==> flow/design.v <==
`timescale 1ns / 1ps
module dsp_macro_1(
input         CLK,
input  [17:0] A,
input  [17:0] B,
input  [47:0] C,
output [47:0] P
);
reg signed [17:0] a_r, b_r;
reg        [47:0] c_r;
reg signed [35:0] m_r;
reg        [47:0] p_r0, p_r1, p_r2;
always @(posedge CLK) begin
	a_r  <= A;
	b_r  <= B;
	c_r  <= C;
	m_r  <= a_r * b_r;
	p_r0 <= {{12{m_r[35]}}, m_r} + c_r;
	p_r1 <= p_r0;
	p_r2 <= p_r1;
end
assign P = p_r2;
endmodule
`timescale 1ns / 1ps
module mul(
input clk, 
input [7:0] w, 
input [7:0] x, 
output[15:0] y
);
wire [17:0] dsp_A, dsp_B;
wire [47:0] dsp_P;
assign dsp_A = w[7]? {10'b11_1111_1111, w} : {10'b00_0000_0000, w};
assign dsp_B = x[7]? {10'b11_1111_1111, x} : {10'b00_0000_0000, x};
assign y = dsp_P[15:0];
dsp_macro_1 u_dsp(.CLK(clk), .A(dsp_A), .B(dsp_B), .C(48'b0), .P(dsp_P));
endmodule
`timescale 1ns / 1ps
module adder_tree(
input clk, 
input rstn,
input vld_i,
input [15:0] mul_00, 
input [15:0] mul_01, 
input [15:0] mul_02, 
input [15:0] mul_03, 
input [15:0] mul_04, 
input [15:0] mul_05, 
input [15:0] mul_06, 
input [15:0] mul_07,
input [15:0] mul_08, 
input [15:0] mul_09, 
input [15:0] mul_10, 
input [15:0] mul_11, 
input [15:0] mul_12, 
input [15:0] mul_13, 
input [15:0] mul_14, 
input [15:0] mul_15, 
input [15:0] mul_16,
input [15:0] mul_17,
input [15:0] mul_18, 
input [15:0] mul_19, 
input [15:0] mul_20, 
input [15:0] mul_21, 
input [15:0] mul_22, 
input [15:0] mul_23, 
input [15:0] mul_24, 
input [15:0] mul_25,
input [15:0] mul_26,
output[20:0] acc_o,
output       vld_o 
);
reg [16:0] y1_0;
reg [16:0] y1_1;
reg [16:0] y1_2;
reg [16:0] y1_3;
reg [16:0] y1_4;
reg [16:0] y1_5;
reg [16:0] y1_6;
reg [16:0] y1_7;
reg [16:0] y1_8;
reg [16:0] y1_9;
reg [16:0] y1_10;
reg [16:0] y1_11;
reg [16:0] y1_12;
reg [16:0] y1_13;
reg [17:0] y2_0;
reg [17:0] y2_1;
reg [17:0] y2_2;
reg [17:0] y2_3;
reg [17:0] y2_4;
reg [17:0] y2_5;
reg [17:0] y2_6;
reg [18:0] y3_0;
reg [18:0] y3_1;
reg [18:0] y3_2;
reg [18:0] y3_3;
reg [19:0] y4_0;
reg [19:0] y4_1;
reg [20:0] y5;
reg vld_i_d1, vld_i_d2, vld_i_d3, vld_i_d4, vld_i_d5;
always@(posedge clk, negedge rstn) begin
	if(!rstn) begin
		y1_0 <= 17'd0;
		y1_1 <= 17'd0;
		y1_2 <= 17'd0;
		y1_3 <= 17'd0;
		y1_4 <= 17'd0;
		y1_5 <= 17'd0;
		y1_6 <= 17'd0;
		y1_7 <= 17'd0;
		y1_8 <= 17'd0;
		y1_9 <= 17'd0;
		y1_10 <= 17'd0;
		y1_11 <= 17'd0;
		y1_12 <= 17'd0;
		y1_13 <= 17'd0;
	end
	else begin 
		y1_0 <= $signed(mul_00) + $signed(mul_01);
		y1_1 <= $signed(mul_02) + $signed(mul_03);
		y1_2 <= $signed(mul_04) + $signed(mul_05);
		y1_3 <= $signed(mul_06) + $signed(mul_07);
		y1_4 <= $signed(mul_08) + $signed(mul_09);
		y1_5 <= $signed(mul_10) + $signed(mul_11);
		y1_6 <= $signed(mul_12) + $signed(mul_13);
		y1_7 <= $signed(mul_14) + $signed(mul_15);
		y1_8 <= $signed(mul_16) + $signed(mul_17);
		y1_9 <= $signed(mul_18) + $signed(mul_19);
		y1_10 <= $signed(mul_20) + $signed(mul_21);
		y1_11 <= $signed(mul_22) + $signed(mul_23);
		y1_12 <= $signed(mul_24) + $signed(mul_25);
		y1_13 <= $signed(mul_26);
	end
end
always@(posedge clk, negedge rstn) begin
	if(!rstn) begin
		y2_0 <= 18'd0;
		y2_1 <= 18'd0;
		y2_2 <= 18'd0;
		y2_3 <= 18'd0;
		y2_4 <= 18'd0;
		y2_5 <= 18'd0;
		y2_6 <= 18'd0;		
	end
	else begin 
		y2_0 <= $signed(y1_0) + $signed(y1_1);
		y2_1 <= $signed(y1_2) + $signed(y1_3);
		y2_2 <= $signed(y1_4) + $signed(y1_5);
		y2_3 <= $signed(y1_6) + $signed(y1_7);
		y2_4 <= $signed(y1_8) + $signed(y1_9);
		y2_5 <= $signed(y1_10) + $signed(y1_11);
		y2_6 <= $signed(y1_12) + $signed(y1_13);
	end
end
always@(posedge clk, negedge rstn) begin
	if(!rstn) begin
		y3_0 <= 19'd0;
		y3_1 <= 19'd0;
		y3_2 <= 19'd0;
		y3_3 <= 19'd0;
	end
	else begin 
		y3_0 <= $signed(y2_0) + $signed(y2_1);
		y3_1 <= $signed(y2_2) + $signed(y2_3);
		y3_2 <= $signed(y2_4) + $signed(y2_5);
		y3_3 <= $signed(y2_6);
	end
end
always@(posedge clk, negedge rstn) begin
	if(!rstn) begin
		y4_0 <= 20'd0;
		y4_1 <= 20'd0;
	end
	else begin
		y4_0 <= $signed(y3_0) + $signed(y3_1);
		y4_1 <= $signed(y3_2) + $signed(y3_3);
    end
end
always@(posedge clk, negedge rstn) begin
	if(!rstn)
		y5 <= 21'd0;
	else
		y5 <= $signed(y4_0) + $signed(y4_1);
end
always@(posedge clk, negedge rstn) begin
	if(!rstn) begin
		vld_i_d1 <= 0;
		vld_i_d2 <= 0;
		vld_i_d3 <= 0;
		vld_i_d4 <= 0;
		vld_i_d5 <= 0;
	end
	else begin 
		vld_i_d1 <= vld_i   ;
		vld_i_d2 <= vld_i_d1;
		vld_i_d3 <= vld_i_d2;
		vld_i_d4 <= vld_i_d3;
		vld_i_d5 <= vld_i_d4;		
	end
end
assign vld_o = vld_i_d5;
assign acc_o = $signed(y5);
endmodule
`timescale 1ns / 1ps
module mac(
input clk, 
input rstn, 
input vld_i, 
input [215:0] win, 
input [215:0] din,
output[ 20:0] acc_o, 
output        vld_o
);
wire[15:0] y00;
wire[15:0] y01;
wire[15:0] y02;
wire[15:0] y03;
wire[15:0] y04;
wire[15:0] y05;
wire[15:0] y06;
wire[15:0] y07;
wire[15:0] y08;
wire[15:0] y09;
wire[15:0] y10;
wire[15:0] y11;
wire[15:0] y12;
wire[15:0] y13;
wire[15:0] y14;
wire[15:0] y15;
wire[15:0] y16;
wire[15:0] y17;
wire[15:0] y18;
wire[15:0] y19;
wire[15:0] y20;
wire[15:0] y21;
wire[15:0] y22;
wire[15:0] y23;
wire[15:0] y24;
wire[15:0] y25;
wire[15:0] y26;
reg vld_i_d0, vld_i_d1, vld_i_d2, vld_i_d3, vld_i_d4;
mul u_mul_00(.clk(clk), .w(win[  7:  0]),.x(din[  7:  0]),.y(y00));
mul u_mul_01(.clk(clk), .w(win[ 15:  8]),.x(din[ 15:  8]),.y(y01));
mul u_mul_02(.clk(clk), .w(win[ 23: 16]),.x(din[ 23: 16]),.y(y02));
mul u_mul_03(.clk(clk), .w(win[ 31: 24]),.x(din[ 31: 24]),.y(y03));
mul u_mul_04(.clk(clk), .w(win[ 39: 32]),.x(din[ 39: 32]),.y(y04));
mul u_mul_05(.clk(clk), .w(win[ 47: 40]),.x(din[ 47: 40]),.y(y05));
mul u_mul_06(.clk(clk), .w(win[ 55: 48]),.x(din[ 55: 48]),.y(y06));
mul u_mul_07(.clk(clk), .w(win[ 63: 56]),.x(din[ 63: 56]),.y(y07));
mul u_mul_08(.clk(clk), .w(win[ 71: 64]),.x(din[ 71: 64]),.y(y08));
mul u_mul_09(.clk(clk), .w(win[ 79: 72]),.x(din[ 79: 72]),.y(y09));
mul u_mul_10(.clk(clk), .w(win[ 87: 80]),.x(din[ 87: 80]),.y(y10));
mul u_mul_11(.clk(clk), .w(win[ 95: 88]),.x(din[ 95: 88]),.y(y11));
mul u_mul_12(.clk(clk), .w(win[103: 96]),.x(din[103: 96]),.y(y12));
mul u_mul_13(.clk(clk), .w(win[111:104]),.x(din[111:104]),.y(y13));
mul u_mul_14(.clk(clk), .w(win[119:112]),.x(din[119:112]),.y(y14));
mul u_mul_15(.clk(clk), .w(win[127:120]),.x(din[127:120]),.y(y15));
mul u_mul_16(.clk(clk), .w(win[135:128]),.x(din[135:128]),.y(y16));
mul u_mul_17(.clk(clk), .w(win[143:136]),.x(din[143:136]),.y(y17));
mul u_mul_18(.clk(clk), .w(win[151:144]),.x(din[151:144]),.y(y18));
mul u_mul_19(.clk(clk), .w(win[159:152]),.x(din[159:152]),.y(y19));
mul u_mul_20(.clk(clk), .w(win[167:160]),.x(din[167:160]),.y(y20));
mul u_mul_21(.clk(clk), .w(win[175:168]),.x(din[175:168]),.y(y21));
mul u_mul_22(.clk(clk), .w(win[183:176]),.x(din[183:176]),.y(y22));
mul u_mul_23(.clk(clk), .w(win[191:184]),.x(din[191:184]),.y(y23));
mul u_mul_24(.clk(clk), .w(win[199:192]),.x(din[199:192]),.y(y24));
mul u_mul_25(.clk(clk), .w(win[207:200]),.x(din[207:200]),.y(y25));
mul u_mul_26(.clk(clk), .w(win[215:208]),.x(din[215:208]),.y(y26));
always@(posedge clk, negedge rstn) begin
	if(!rstn) begin
	    vld_i_d0 <= 0;
		vld_i_d1 <= 0;
		vld_i_d2 <= 0;
		vld_i_d3 <= 0;
		vld_i_d4 <= 0;
	end
	else begin 
		vld_i_d0 <= vld_i   ;
		vld_i_d1 <= vld_i_d0;
		vld_i_d2 <= vld_i_d1;
		vld_i_d3 <= vld_i_d2;
		vld_i_d4 <= vld_i_d3;		
	end
end
adder_tree u_adder_tree(
. clk(clk), 
. rstn(rstn),
. vld_i(vld_i_d4),
. mul_00(y00), 
. mul_01(y01), 
. mul_02(y02), 
. mul_03(y03), 
. mul_04(y04), 
. mul_05(y05), 
. mul_06(y06), 
. mul_07(y07),
. mul_08(y08),
. mul_09(y09), 
. mul_10(y10), 
. mul_11(y11), 
. mul_12(y12), 
. mul_13(y13), 
. mul_14(y14), 
. mul_15(y15), 
. mul_16(y16),
. mul_17(y17), 
. mul_18(y18), 
. mul_19(y19), 
. mul_20(y20), 
. mul_21(y21), 
. mul_22(y22), 
. mul_23(y23), 
. mul_24(y24), 
. mul_25(y25),
. mul_26(y26),  
. acc_o(acc_o),
. vld_o(vld_o) 
);
endmodule
; ---- From RTL to reports: mac
; Each step is given for the RTL above and for the edited RTL.
; "orig" refers to lines of the RTL above, "edited" to lines of the edited file.
; "delta" is "edited" less "orig", of the values as shown.
; Library cell names are shortened.
; The mark n/a stands for no value.
[setup]
top_module = mac
clock_port = clk
library = sky130hd
pvt_corner = tt_025C_1v80

; ---- Diff
; Unified diff, file above to edited file.
; This change comes from a script, not from a designer. No optimisation was intended, and the edited design may behave differently.
; begin of diff
@@ -168,10 +168,6 @@
 	end
 end
-always@(posedge clk, negedge rstn) begin
-	if(!rstn) begin
-		y4_0 <= 20'd0;
-		y4_1 <= 20'd0;
-	end
-	else begin
+always@(posedge clk) begin
+	begin
 		y4_0 <= $signed(y3_0) + $signed(y3_1);
 		y4_1 <= $signed(y3_2) + $signed(y3_3);
; end of diff

; ---- After elaboration
; Counts by Yosys on the flattened word-level netlist (proc, flatten, opt, wreduce; memories kept). Register bits leave out memories and registers merged into their read ports (data or address); mux counts leave out enables and synchronous resets folded into registers. Print and check cells are left out. Cells with the same type and inputs are merged into one.
[classes]
columns = element, orig, edited, delta
row1 = multipliers, 27, 27, 0
row2 = muxes, 54, 54, 0
row3 = add_sub_neg, 26, 26, 0
; Operator kinds equal on both sides are left out: 9.
[word_totals]
columns = element, orig, edited, delta
row1 = regBits, 3209, 3209, 0
row2 = output_inout_bits, 22, 22, 0
row3 = inputBits, 435, 435, 0
row4 = word_cells, 307, 307, 0

; ---- Logic depth
; Yosys ltp: most cells in a row. Word level: on the elaborated netlist, between registers, memories and ports. Mapped: between sequential cells and ports; inverters and the memories' decode and read muxes count.
[depth]
columns = element, orig, edited, delta
row1 = word_depth, 1, 1, 0
row2 = ABC_AREA, 0, 0, n/a
row3 = mapped_depth, 22, 22, 0
row4 = ltp_nobuf, 21, 21, 0

; ---- Mapped cells and area
; Yosys stat after the flow's synthesis: flattened, memories mapped to cells. It holds for the ABC_AREA given above (unset counts as 0); a run with the other value may have another netlist.
[synth_totals]
columns = element, orig, edited, delta
row1 = stdcells, 15600, 15648, 48
row2 = buffers, 115, 107, -8
row3 = mapped_area_um2, 166455.9, 166689.9, 234.0
row4 = ffs, 2669, 2669, 0
row5 = seqArea_um2, 55978.7, 55778.5, -200.2
[by_type]
columns = cell, orig, edited, delta
row1 = o21ai_1, 99, 40, -59
row2 = dfxtp_1, 2160, 2200, 40
row3 = dfrtp_1, 509, 469, -40
row4 = nor3_1, 184, 211, 27
row5 = nor2_1, 443, 469, 26
row6 = o41ai_1, 44, 18, -26
row7 = nand2_1, 869, 893, 24
row8 = nand3_1, 171, 195, 24
row9 = o21ai_0, 130, 151, 21
row10 = o21a_1, 97, 118, 21
row11 = o41ai_2, 24, 44, 20
row12 = nand2b_1, 61, 44, -17
row13 = o21bai_1, 52, 37, -15
row14 = o21ai_2, 0, 13, 13
row15 = clkbuf_1, 115, 103, -12
row16 = a211o_1, 20, 8, -12
row17 = o2111ai_1, 15, 27, 12
row18 = a31o_2, 0, 12, 12
; Cell types equal on both sides are left out: 3.
; Not every row of either side is listed.
; The figures by module come from a second, unflattened synthesis with its own total; it is not the netlist above.
[unflattened]
columns = element, orig, edited, delta
row1 = hier_cells, 54431, 54431, 0
row2 = hier_area_um2, 561721.2, 561521.0, -200.2
; Rows give one instance, submodules left out.
[by_module_orig]
columns = mod, area_um2, seq_area_um2, n_cells, n_inst
row1 = dsp_macro_1, 19636.3, 5285.1, 1903, 27
row2 = adder_tree, 31313.8, 12612.1, 3018, 1
row3 = mac, 125.1, 125.1, 5, 1
row4 = mul, 3.8, 0.0, 1, 27
[by_module_edited]
columns = mod, area_um2, seq_area_um2, n_cells, n_inst
row1 = dsp_macro_1, 19636.3, 5285.1, 1903, 27
row2 = adder_tree, 31113.6, 12411.9, 3018, 1
row3 = mac, 125.1, 125.1, 5, 1
row4 = mul, 3.8, 0.0, 1, 27

; ---- Path before layout
; OpenSTA on the mapped netlist: ideal clock, no wires. The path of least setup slack (recovery checks aside). Input and output delay are each 20% of the period. Register names are those of the netlist, which keeps one name where synthesis merged equal registers.
[synth_path]
columns = element, orig, edited, delta
row1 = kind, register to register, register to register, n/a
row2 = start, register (name not given), register (name not given), n/a
row3 = end, register u_mul_03.u_dsp.m_r[15], register u_mul_21.u_dsp.m_r[15], n/a
row4 = tclk_ps, 6000, 6000, 0
row5 = stages, 19, 19, 0
row6 = slack_ps, 923, 923, 0
row7 = required_time_ps, 5864, 5864, 0
row8 = setup_ps, 136, 136, 0
row9 = t_arrival_ps, 4941, 4941, 0
row10 = path_buffers, 0, 0, 0
row11 = delay_ps, 5077, 5077, 0
row12 = synth_period_reached_ps, 5077, 5077, 0
; "delay_ps" is the arrival time less input delay plus setup time.
; "stages": output pins that drive a net of the path, with the launching flip-flop's if there is one; two outputs of one cell count as two.
; "synth_period_reached_ps" = period - worst setup slack (recovery checks aside). The figure is calculated, with input and output delays left at 20% of the set period.
[synth_via_orig]
path_cell_list = dfxtp_1 -> nand2_1 -> fa_1 -> inv_1 -> fa_1 -> fa_1 -> inv_1 -> fa_1 -> inv_1 -> fa_1 -> inv_1 -> fa_1 -> inv_1 -> ha_1 -> and2_1 -> o21ai_0 -> o21ai_0 -> o41ai_1 -> xor2_1
[synth_lines_orig]
columns = element, line_no
row1 = end: assignment, 17  ; m_r <= a_r * b_r;
row2 = end: declaration, 11  ; reg signed [35:0] m_r;
; orig: No chain of elaborated cells between the ends is given.
[synth_via_edited]
path_cell_list = dfxtp_1 -> nand2_1 -> fa_1 -> inv_1 -> fa_1 -> fa_1 -> inv_1 -> fa_1 -> inv_1 -> fa_1 -> inv_1 -> fa_1 -> inv_1 -> ha_1 -> and2_1 -> o21ai_0 -> o21ai_0 -> o41ai_1 -> xor2_1
[synth_lines_edited]
columns = element, line_no
row1 = end: assignment, 17  ; m_r <= a_r * b_r;
row2 = end: declaration, 11  ; reg signed [35:0] m_r;
; edited: No chain of elaborated cells between the ends is given.

; ---- Path in the finished layout
; Path of least setup slack in the final report of the runs of pair 1 (OpenROAD, finished layout, wires in). Where an end is a register, its clock arrival counts in the times.
; The path's times are printed in steps of 10 ps; the period is the one set.
[layout_path]
columns = element, orig, edited, delta
row1 = kind, register to register, register to register, n/a
row2 = start, register (name not given), register u_mul_21.u_dsp.b_r[1], n/a
row3 = end, register u_mul_11.u_dsp.m_r[14], register u_mul_21.u_dsp.m_r[15], n/a
row4 = path_buffers, 0, 0, 0
row5 = slack_ps, 260, 220, -40
row6 = setup_ps, 70, 70, 0
row7 = stages, 21, 19, -2
row8 = t_arrival_ps, 6100, 6130, 30
row9 = required_time_ps, 6360, 6350, -10
row10 = tclk_ps, 5520, 5520, 0
; The rows between start and end are the longest chain of elaborated cells between them; the timing report does not say that the signal goes this way. Where chains are equally long, one stands for them.
; Each line given opens the expression or statement behind the cell; cells for indexed reads and writes are added by Yosys, which also makes memories of some case tables.
[layout_via_orig]
path_cell_list = dfxtp_1 -> nand2_1 -> inv_1 -> fa_1 -> inv_1 -> fa_1 -> inv_1 -> fa_1 -> inv_1 -> fa_1 -> inv_1 -> fa_1 -> inv_1 -> fa_1 -> inv_1 -> ha_1 -> nand3_1 -> nand2_1 -> a41o_1 -> o41ai_1 -> xnor2_1
[layout_lines_orig]
columns = element, line_no
row1 = end: assignment, 17  ; m_r <= a_r * b_r;
row2 = end: declaration, 11  ; reg signed [35:0] m_r;
; orig: No chain of elaborated cells between the ends is given.
[layout_via_edited]
path_cell_list = dfxtp_2 -> nand2_2 -> fa_2 -> inv_1 -> fa_1 -> fa_1 -> inv_1 -> fa_1 -> inv_1 -> fa_1 -> inv_1 -> fa_1 -> inv_1 -> ha_1 -> and2_1 -> o21ai_0 -> o21ai_1 -> o41ai_2 -> xor2_1
elab_chain_cells = 1
[layout_lines_edited]
columns = element, line_no
row1 = start: declaration, 9  ; reg signed [17:0] a_r, b_r;
row2 = start: assignment, 15  ; b_r <= B;
row3 = 18-bit by 18-bit multiplier with 16-bit output, 17  ; m_r <= a_r * b_r;
row4 = end: assignment, 17
row5 = end: declaration, 11  ; reg signed [35:0] m_r;

; ---- Flow runs
; Runs of the flow (Yosys, OpenROAD) on both versions; the two runs of a pair have the same settings. The constraints put input and output delay at 20% of the set period each and load the outputs with 0.01 pF.
[settings_pair_1]
CORE_UTILIZATION = 40
period_ns = 5.52
CAP_MARGIN = 20
CORE_MARGIN = 2
SLEW_MARGIN = 20
[measured_pair_1]
columns = element, orig, edited, delta
row1 = fin_ws_ps, 256, 221, -35
row2 = total_power_mw, 125.089, 125.865, 0.776
row3 = period_reached_ps, 5264, 5299, 35
row4 = dieArea_um2, 421318.0, 421902.0, 584.0
row5 = final_util_pct, 45.6, 45.4, -0.2
row6 = tns_setup_ps, 0, 0, 0
row7 = final_cell_area_um2, 188507.0, 188770.0, 263.0
row8 = synthesis_area_um2, 166455.9, 166689.9, 234.0
; "period_reached_ps" is the run's clock period less its worst setup slack. It is reckoned from that one timing run; input and output delays stay at 20% of the period that was set.
; "total_power_mw" rests on the timing tool's default activity at the inputs, not on a simulated workload.
